==> flow/design.v <==
module fullreg #(  parameter N = 16 )(
    input [N-1:0] d,
    output reg [N-1:0] q,
    input clk,
    input en,
    input clr,  
    input rst   
    );
always @(posedge clk,posedge rst) begin
    if(rst)
        q<=0;
    else    
    if(en==1)begin
        if(clr)
            q<=0;
        else
            q<=d;
    end
end
endmodule
module exp_adder_bias (
    input  wire [7:0] exp1,    
    input  wire [7:0] exp2,    
    output wire [7:0] exp_out  
);
    wire [8:0] sum;            
    wire [8:0] sum_minus_bias;
    assign sum = exp1 + exp2;
    assign sum_minus_bias = sum - 9'd127;
    assign exp_out = sum_minus_bias[7:0];
endmodule
module exp_normalizer (
    input  wire        msb_mult,    
    input  wire [7:0]  exp_in,      
    output wire [7:0]  exp_out      
);
    assign exp_out = msb_mult ? (exp_in + 8'd1) : exp_in;
endmodule
module mantissa_normalizer (
    input  wire [47:0] mult_out,    
    output wire [23:0] mant_out     
);
    assign mant_out = mult_out[47] ? 
                      mult_out[47:24] : 
                      mult_out[46:23];
endmodule
module mult24 (
    input  wire [23:0] a,    
    input  wire [23:0] b,    
    output wire [47:0] p     
);
    assign p = $unsigned(a) * $unsigned(b);
endmodule
module fp32mult (
    input  wire [31:0] x1,
    input  wire [31:0] x2,
    input  wire        en,
    input  wire        rst,
    input  wire        clk,
    output wire [31:0] y,
    output wire        ready
);
    wire [31:0] x1_reg;
    wire [31:0] x2_reg;
    fullreg #(32) reg_x1 (.clk(clk), .rst(rst), .clr(1'b0), .en(en), .d(x1), .q(x1_reg));
    fullreg #(32) reg_x2 (.clk(clk), .rst(rst), .clr(1'b0), .en(en), .d(x2), .q(x2_reg));
    wire sign1 = x1_reg[31];
    wire sign2 = x2_reg[31];
    wire [7:0] exp1 = x1_reg[30:23];
    wire [7:0] exp2 = x2_reg[30:23];
    wire [23:0] mant1 = {1'b1, x1_reg[22:0]};  
    wire [23:0] mant2 = {1'b1, x2_reg[22:0]};
    wire sign_result = sign1 ^ sign2;
    wire [7:0] exp_sum;
      wire en_d1;
    wire en_d2;
    exp_adder_bias exp_add_inst (
        .exp1(exp1),
        .exp2(exp2),
        .exp_out(exp_sum)
    );
    wire [47:0] mant_product;
    mult24 mult_inst (
        .a(mant1),
        .b(mant2),
        .p(mant_product)
    );
    wire [7:0] exp_norm;
    exp_normalizer exp_norm_inst (
        .msb_mult(mant_product[47]),
        .exp_in(exp_sum),
        .exp_out(exp_norm)
    );
    wire [23:0] mant_norm;
    mantissa_normalizer mant_norm_inst (
        .mult_out(mant_product),
        .mant_out(mant_norm)
    );
    wire [31:0] result_comb;
    assign result_comb = {sign_result, exp_norm, mant_norm[22:0]};
    fullreg #(32) reg_out (
        .clk(clk),
        .rst(rst),
        .clr(1'b0),
        .en(en_d1),
        .d(result_comb),
        .q(y)
    );
    fullreg #(1) reg_en_stage1 (
        .clk(clk),
        .rst(rst),
        .clr(1'b0),
        .en(1'b1),
        .d(en),
        .q(en_d1)
    );
    fullreg #(1) reg_en_stage2 (
        .clk(clk),
        .rst(rst),
        .clr(1'b0),
        .en(1'b1),
        .d(en_d1),
        .q(en_d2)
    );
    assign ready = en_d2;
endmodule
==> reports on fp32mult <==
# From RTL to reports: fp32mult

Tool output for the design above before and after an edit, in the order of the flow.
Lines under "before" count in the file above, lines under "after" in the edited file.
"difference": "after" minus "before" as printed here. "rel. change": 100 x difference / "before".
Cell names lack the library's common part.
A cell with -- has no value.

Top: fp32mult
Clock port: clk
Cell library: sky130hd
Corner: tt_025C_1v80

# Diff

Unified diff, file above to edited file.
This change comes from a script, not from a designer. No optimisation was intended, and the edited design may behave differently.

```diff
@@ -53,5 +53,5 @@
 endmodule
 module fp32mult (
-    input  wire [31:0] x1,
+    input  wire [30:0] x1,
     input  wire [31:0] x2,
     input  wire        en,
```

# Word level

Yosys after proc, flatten, opt, wreduce and memory -nomap, before mapping. Enables and synchronous resets that opt folds into registers are not counted as muxes. Memory bits, and registers merged into a memory's read port (data or address), are not among the register bits. Print and check cells are not counted. Equal cells are merged and count once.

Storage and ports:

| what                        | before | after | difference | rel. change (%) |
| flip-flop bits (word level) | 98     | 97    | -1         | -1.02 |
| input bits                  | 67     | 66    | -1         | -1.49 |

Operators by class:

| what                       | before | after | difference | rel. change (%) |
| bitwise gates (word level) | 1      | 0     | -1         | -100.00 |
| mux-type cells             | 2      | 2     | 0          | 0.00 |
| multiply operators         | 1      | 1     | 0          | 0.00 |
| $add $sub $neg             | 3      | 3     | 0          | 0.00 |

Operators by type and width:

| kind      | before | after | difference | rel. change (%) |
| XOR 1 bit | 1      | 0     | -1         | -100.00 |

Unchanged operator kinds not shown: 6.

# Longest topological paths

Depth = most cells in a row (Yosys ltp): at word level without a register or memory, in the mapped netlist without a sequential cell, where the memories' decode and read muxes count.

Logic depth:

| what                         | before | after | difference | rel. change (%) |
| word-level depth             | 4      | 4     | 0          | 0.00 |
| ABC_AREA                     | 0      | 0     | --         | -- |
| mapped depth                 | 28     | 29    | +1         | +3.57 |
| mapped depth without buffers | 25     | 25    | 0          | 0.00 |

# Netlist

Source: synth_stat.txt of the flow (Yosys; design flattened, memories mapped). It holds for the ABC_AREA given above (unset counts as 0); a run with the other value may have another netlist.

Cell types:

| type     | before | after | difference | rel. change (%) |
| nor2_1   | 67     | 78    | +11        | +16.42 |
| clkbuf_1 | 110    | 102   | -8         | -7.27 |
| mux2i_1  | 11     | 19    | +8         | +72.73 |
| nand4_1  | 8      | 16    | +8         | +100.00 |
| nand2b_1 | 8      | 2     | -6         | -75.00 |
| or3_1    | 2      | 8     | +6         | +300.00 |
| inv_1    | 604    | 599   | -5         | -0.83 |
| o21ai_1  | 5      | 0     | -5         | -100.00 |
| a21oi_1  | 61     | 65    | +4         | +6.56 |
| nor3_1   | 12     | 8     | -4         | -33.33 |
| nand2_1  | 312    | 315   | +3         | +0.96 |
| a31oi_1  | 11     | 8     | -3         | -27.27 |
| a211oi_1 | 3      | 6     | +3         | +100.00 |
| and4_1   | 3      | 0     | -3         | -100.00 |
| a21o_2   | 0      | 3     | +3         | -- |
| and2_1   | 241    | 239   | -2         | -0.83 |
| xnor2_1  | 21     | 19    | -2         | -9.52 |
| and3_1   | 4      | 2     | -2         | -50.00 |

Unchanged cell types not shown: 17.
Not every row of either side is listed.

Synthesis totals:

| what                             | before  | after   | difference | rel. change (%) |
| buffers                          | 117     | 112     | -5         | -4.27 |
| standard cells after synthesis   | 2454    | 2459    | +5         | +0.20 |
| flip-flop cells                  | 98      | 97      | -1         | -1.02 |
| cell area after synthesis (um^2) | 22650.5 | 22665.5 | +15.0      | +0.07 |
| area of sequential cells (um^2)  | 2452.4  | 2427.3  | -25.1      | -1.02 |

The figures by module come from a second, unflattened synthesis with its own total; it is not the netlist above.

Unflattened totals:

| what                                    | before  | after   | difference | rel. change (%) |
| cell total of the unflattened synthesis | 2505    | 2505    | 0          | 0.00 |
| area (unflattened synthesis) (um^2)     | 23672.7 | 23672.7 | 0.0        | 0.00 |

Rows give one instance, submodules left out.

By module, before:

| module              | area (um^2) | cells | times used |
| mult24              | 19038.3     | 2181  | 1 |
| fullreg #(N=32)     | 1212.4      | 74    | 3 |
| mantissa_normalizer | 387.9       | 27    | 1 |
| exp_adder_bias      | 366.6       | 44    | 1 |
| exp_normalizer      | 141.4       | 18    | 1 |
| fullreg #(N=1)      | 42.5        | 5     | 2 |
| fp32mult            | 16.3        | 3     | 1 |

By module, after:

| module              | area (um^2) | cells | times used |
| mult24              | 19038.3     | 2181  | 1 |
| fullreg #(N=32)     | 1212.4      | 74    | 3 |
| mantissa_normalizer | 387.9       | 27    | 1 |
| exp_adder_bias      | 366.6       | 44    | 1 |
| exp_normalizer      | 141.4       | 18    | 1 |
| fullreg #(N=1)      | 42.5        | 5     | 2 |
| fp32mult            | 16.3        | 3     | 1 |

# Timing after synthesis

Source: OpenSTA report_checks on the synthesized netlist (no wires, ideal clock, input and output delay 20% of the period each), path of least setup slack; recovery checks are left aside. Register names are those of the netlist, which keeps one name where synthesis merged equal registers.

Timing after synthesis:

| what                              | before               | after                | difference | rel. change (%) |
| path kind                         | register to register | register to register | --         | -- |
| start point                       | reg reg_x2.q[12]     | reg reg_x1.q[7]      | --         | -- |
| end point                         | reg reg_out.q[20]    | reg reg_out.q[11]    | --         | -- |
| path delay (ns)                   | 6.901                | 6.771                | -0.130     | -1.88 |
| arrival (ns)                      | 6.814                | 6.634                | -0.180     | -2.64 |
| library setup time (ns)           | 0.087                | 0.137                | +0.050     | -- |
| slack (ns)                        | 3.099                | 3.229                | +0.130     | -- |
| period (ns)                       | 10.0                 | 10.0                 | 0.0        | 0.00 |
| stages on the path                | 26                   | 28                   | +2         | +7.69 |
| data required time (ns)           | 9.913                | 9.863                | -0.050     | -0.50 |
| launch time at the first pin (ns) | 0.000                | 0.000                | 0.000      | -- |
| synthesis period reached (ns)     | 6.901                | 6.771                | -0.130     | -1.88 |

"path delay" = arrival - input delay + setup time.
"stages on the path": output pins that drive a net of the path, with the launching flip-flop's if there is one; two outputs of one cell count as two.
"synthesis period reached" = period - worst setup slack (recovery checks aside). The figure is calculated, with input and output delays left at 20% of the set period.
Between the ends stands the longest chain of elaborated cells between them, by number of cells; it is not shown to be the way that was timed. Of several equally long chains one is given.
Each line given opens the expression or statement behind the cell; cells for indexed reads and writes are added by Yosys, which also makes memories of some case tables.
A register here has more assigning lines than the two given.

Between the ends, after synthesis, before:
Path through: dfrtp_1 -> clkbuf_1 -> clkbuf_1 -> nand2_1 -> fa_1 -> inv_1 -> fa_1 -> inv_1 -> fa_1 -> inv_1 -> fa_1 -> fa_1 -> fa_1 -> inv_1 -> fa_1 -> inv_1 -> ha_1 -> a21o_1 -> a21o_1 -> a21oi_1 -> o21ai_1 -> a211o_1 -> a2111o_1 -> a2111oi_4 -> o311ai_1 -> o211ai_1
Length of the longest elaborated chain: 2
Elaborated cells on any way between the ends: 2
RTL lines with such cells: 2

Ends and longest elaborated chain, after synthesis, before:

| what                         | RTL line | source |
| from (decl)                  | 3        | `output reg [N-1:0] q,` |
| from (assign)                | 11       | `q<=0;` |
| from (assign)                | 17       | `q<=d;` |
| multiplier 24 x 24 -> 48 bit | 52       | `assign p = $unsigned(a) * $unsigned(b);` |
| 2-to-1 mux 23 bit            | 43       | `assign mant_out = mult_out[47] ?` |
| to (assign)                  | 15       | `q<=0;` |
| to (assign)                  | 17       |  |
| to (decl)                    | 3        |  |

Between the ends, after synthesis, after:
Path through: dfrtp_1 -> clkbuf_1 -> clkbuf_1 -> nand2_1 -> fa_1 -> inv_1 -> fa_1 -> inv_1 -> fa_1 -> inv_1 -> fa_1 -> fa_1 -> fa_1 -> inv_1 -> fa_1 -> inv_1 -> ha_1 -> a21oi_1 -> o21ai_0 -> a22oi_1 -> nand2_1 -> o211ai_1 -> nand2_1 -> o211ai_2 -> buf_6 -> buf_4 -> mux2i_1 -> a21oi_1
Length of the longest elaborated chain: 2
Elaborated cells on any way between the ends: 2
RTL lines with such cells: 2

Ends and longest elaborated chain, after synthesis, after:

| what                         | RTL line | source |
| from (decl)                  | 3        | `output reg [N-1:0] q,` |
| from (assign)                | 11       | `q<=0;` |
| from (assign)                | 17       | `q<=d;` |
| multiplier 24 x 24 -> 48 bit | 52       | `assign p = $unsigned(a) * $unsigned(b);` |
| 2-to-1 mux 23 bit            | 43       | `assign mant_out = mult_out[47] ?` |
| to (assign)                  | 15       | `q<=0;` |
| to (assign)                  | 17       |  |
| to (decl)                    | 3        |  |

# Worst path after layout

Path of least setup slack in the final report of the runs of set A (OpenROAD, finished layout, wires in). Where an end is a register, its clock arrival counts in the times.

Timing post-layout:

| what                              | before               | after                | difference | rel. change (%) |
| path kind                         | register to register | register to register | --         | -- |
| start point                       | reg reg_x1.q[22]     | reg reg_x2.q[0]      | --         | -- |
| end point                         | reg reg_out.q[21]    | reg reg_out.q[0]     | --         | -- |
| launch time at the first pin (ns) | 0.38                 | 0.40                 | +0.02      | +5.26 |
| period (ns)                       | 8.69                 | 8.69                 | 0.00       | 0.00 |
| data required time (ns)           | 8.94                 | 8.92                 | -0.02      | -0.22 |
| library setup time (ns)           | 0.12                 | 0.16                 | +0.04      | -- |
| slack (ns)                        | 0.52                 | 0.54                 | +0.02      | -- |
| arrival (ns)                      | 8.42                 | 8.38                 | -0.04      | -0.48 |
| stages on the path                | 24                   | 25                   | +1         | +4.17 |

Between the ends stands the longest chain of elaborated cells between them, by number of cells; it is not shown to be the way that was timed. Of several equally long chains one is given.
A register here has more assigning lines than the two given.

Between the ends, post-layout, before:
Path through: dfrtp_1 -> inv_1 -> nor2_1 -> fa_1 -> fa_1 -> inv_1 -> fa_1 -> fa_1 -> inv_1 -> fa_1 -> fa_1 -> inv_1 -> fa_1 -> inv_1 -> ha_1 -> and4_1 -> nand3_1 -> or3b_1 -> o22ai_2 -> a211o_1 -> a2111o_1 -> a2111oi_4 -> o311ai_1 -> o211ai_2
Length of the longest elaborated chain: 2
Elaborated cells on any way between the ends: 2
RTL lines with such cells: 2

Ends and longest elaborated chain, post-layout, before:

| what                         | RTL line | source |
| from (decl)                  | 3        | `output reg [N-1:0] q,` |
| from (assign)                | 11       | `q<=0;` |
| from (assign)                | 17       | `q<=d;` |
| multiplier 24 x 24 -> 48 bit | 52       | `assign p = $unsigned(a) * $unsigned(b);` |
| 2-to-1 mux 23 bit            | 43       | `assign mant_out = mult_out[47] ?` |
| to (assign)                  | 15       | `q<=0;` |
| to (assign)                  | 17       |  |
| to (decl)                    | 3        |  |

Between the ends, post-layout, after:
Path through: dfrtp_1 -> clkinvlp_4 -> nor2_1 -> fa_1 -> fa_1 -> inv_1 -> fa_1 -> fa_1 -> inv_1 -> fa_1 -> fa_1 -> inv_1 -> fa_1 -> inv_1 -> ha_1 -> a21oi_1 -> o21ai_0 -> a22oi_1 -> nand2_1 -> o211ai_1 -> nand2_1 -> o211ai_4 -> buf_12 -> mux2i_1 -> a21oi_1
Length of the longest elaborated chain: 2
Elaborated cells on any way between the ends: 2
RTL lines with such cells: 2

Ends and longest elaborated chain, post-layout, after:

| what                         | RTL line | source |
| from (decl)                  | 3        | `output reg [N-1:0] q,` |
| from (assign)                | 11       | `q<=0;` |
| from (assign)                | 17       | `q<=d;` |
| multiplier 24 x 24 -> 48 bit | 52       | `assign p = $unsigned(a) * $unsigned(b);` |
| 2-to-1 mux 23 bit            | 43       | `assign mant_out = mult_out[47] ?` |
| to (assign)                  | 15       | `q<=0;` |
| to (assign)                  | 17       |  |
| to (decl)                    | 3        |  |

# Measured runs

Both versions went through the flow (Yosys, OpenROAD) with the same settings in each pair. Constraints: input delay and output delay 20% of the set period each, output load 0.01 pF.

Flow settings, set A:
CORE_UTILIZATION: 40
period_ns: 8.69
CAP_MARGIN: 20
CORE_MARGIN: 2
SLEW_MARGIN: 20

Final reports, set A:

| what                                      | before  | after   | difference | rel. change (%) |
| setup slack of the critical path (ns)     | 0.519   | 0.545   | +0.026     | -- |
| utilization in the final report (%)       | 44.3    | 44.5    | +0.2       | -- |
| achieved period (ns)                      | 8.171   | 8.145   | -0.026     | -0.32 |
| final setup TNS (ns)                      | 0.000   | 0.000   | 0.000      | -- |
| Yosys chip area after synthesis (um^2)    | 22650.5 | 22665.5 | +15.0      | +0.07 |
| die size (um^2)                           | 58544.6 | 58583.4 | +38.8      | +0.07 |
| worst hold slack in the final report (ns) | 0.505   | 0.519   | +0.014     | -- |
| std-cell area (final layout) (um^2)       | 24877.6 | 25000.2 | +122.6     | +0.49 |

Flow settings, set B:
CAP_MARGIN: 30
CORE_UTILIZATION: 20
CTS_CLUSTER_DIAMETER: 355
GPL_TIMING_DRIVEN: 1
MIN_ROUTING_LAYER: met1
PLACE_DENSITY_LB_ADDON: 0.0
TNS_END_PERCENT: 70
period_ns: 15.0
CORE_MARGIN: 2
SLEW_MARGIN: 20

Final reports, set B:

| what                                      | before   | after    | difference | rel. change (%) |
| setup slack of the critical path (ns)     | 6.635    | 5.817    | -0.818     | -- |
| utilization in the final report (%)       | 22.9     | 22.9     | 0.0        | -- |
| achieved period (ns)                      | 8.365    | 9.183    | +0.818     | +9.78 |
| final setup TNS (ns)                      | 0.000    | 0.000    | 0.000      | -- |
| Yosys chip area after synthesis (um^2)    | 22650.5  | 22665.5  | +15.0      | +0.07 |
| die size (um^2)                           | 115961.0 | 116036.0 | +75.0      | +0.06 |
| worst hold slack in the final report (ns) | 0.507    | 0.514    | +0.007     | -- |
| std-cell area (final layout) (um^2)       | 25732.2  | 25729.7  | -2.5       | -0.01 |

"achieved period" means the clock period less the worst setup slack. The figure is calculated, with input and output delays left at 20% of the set period.
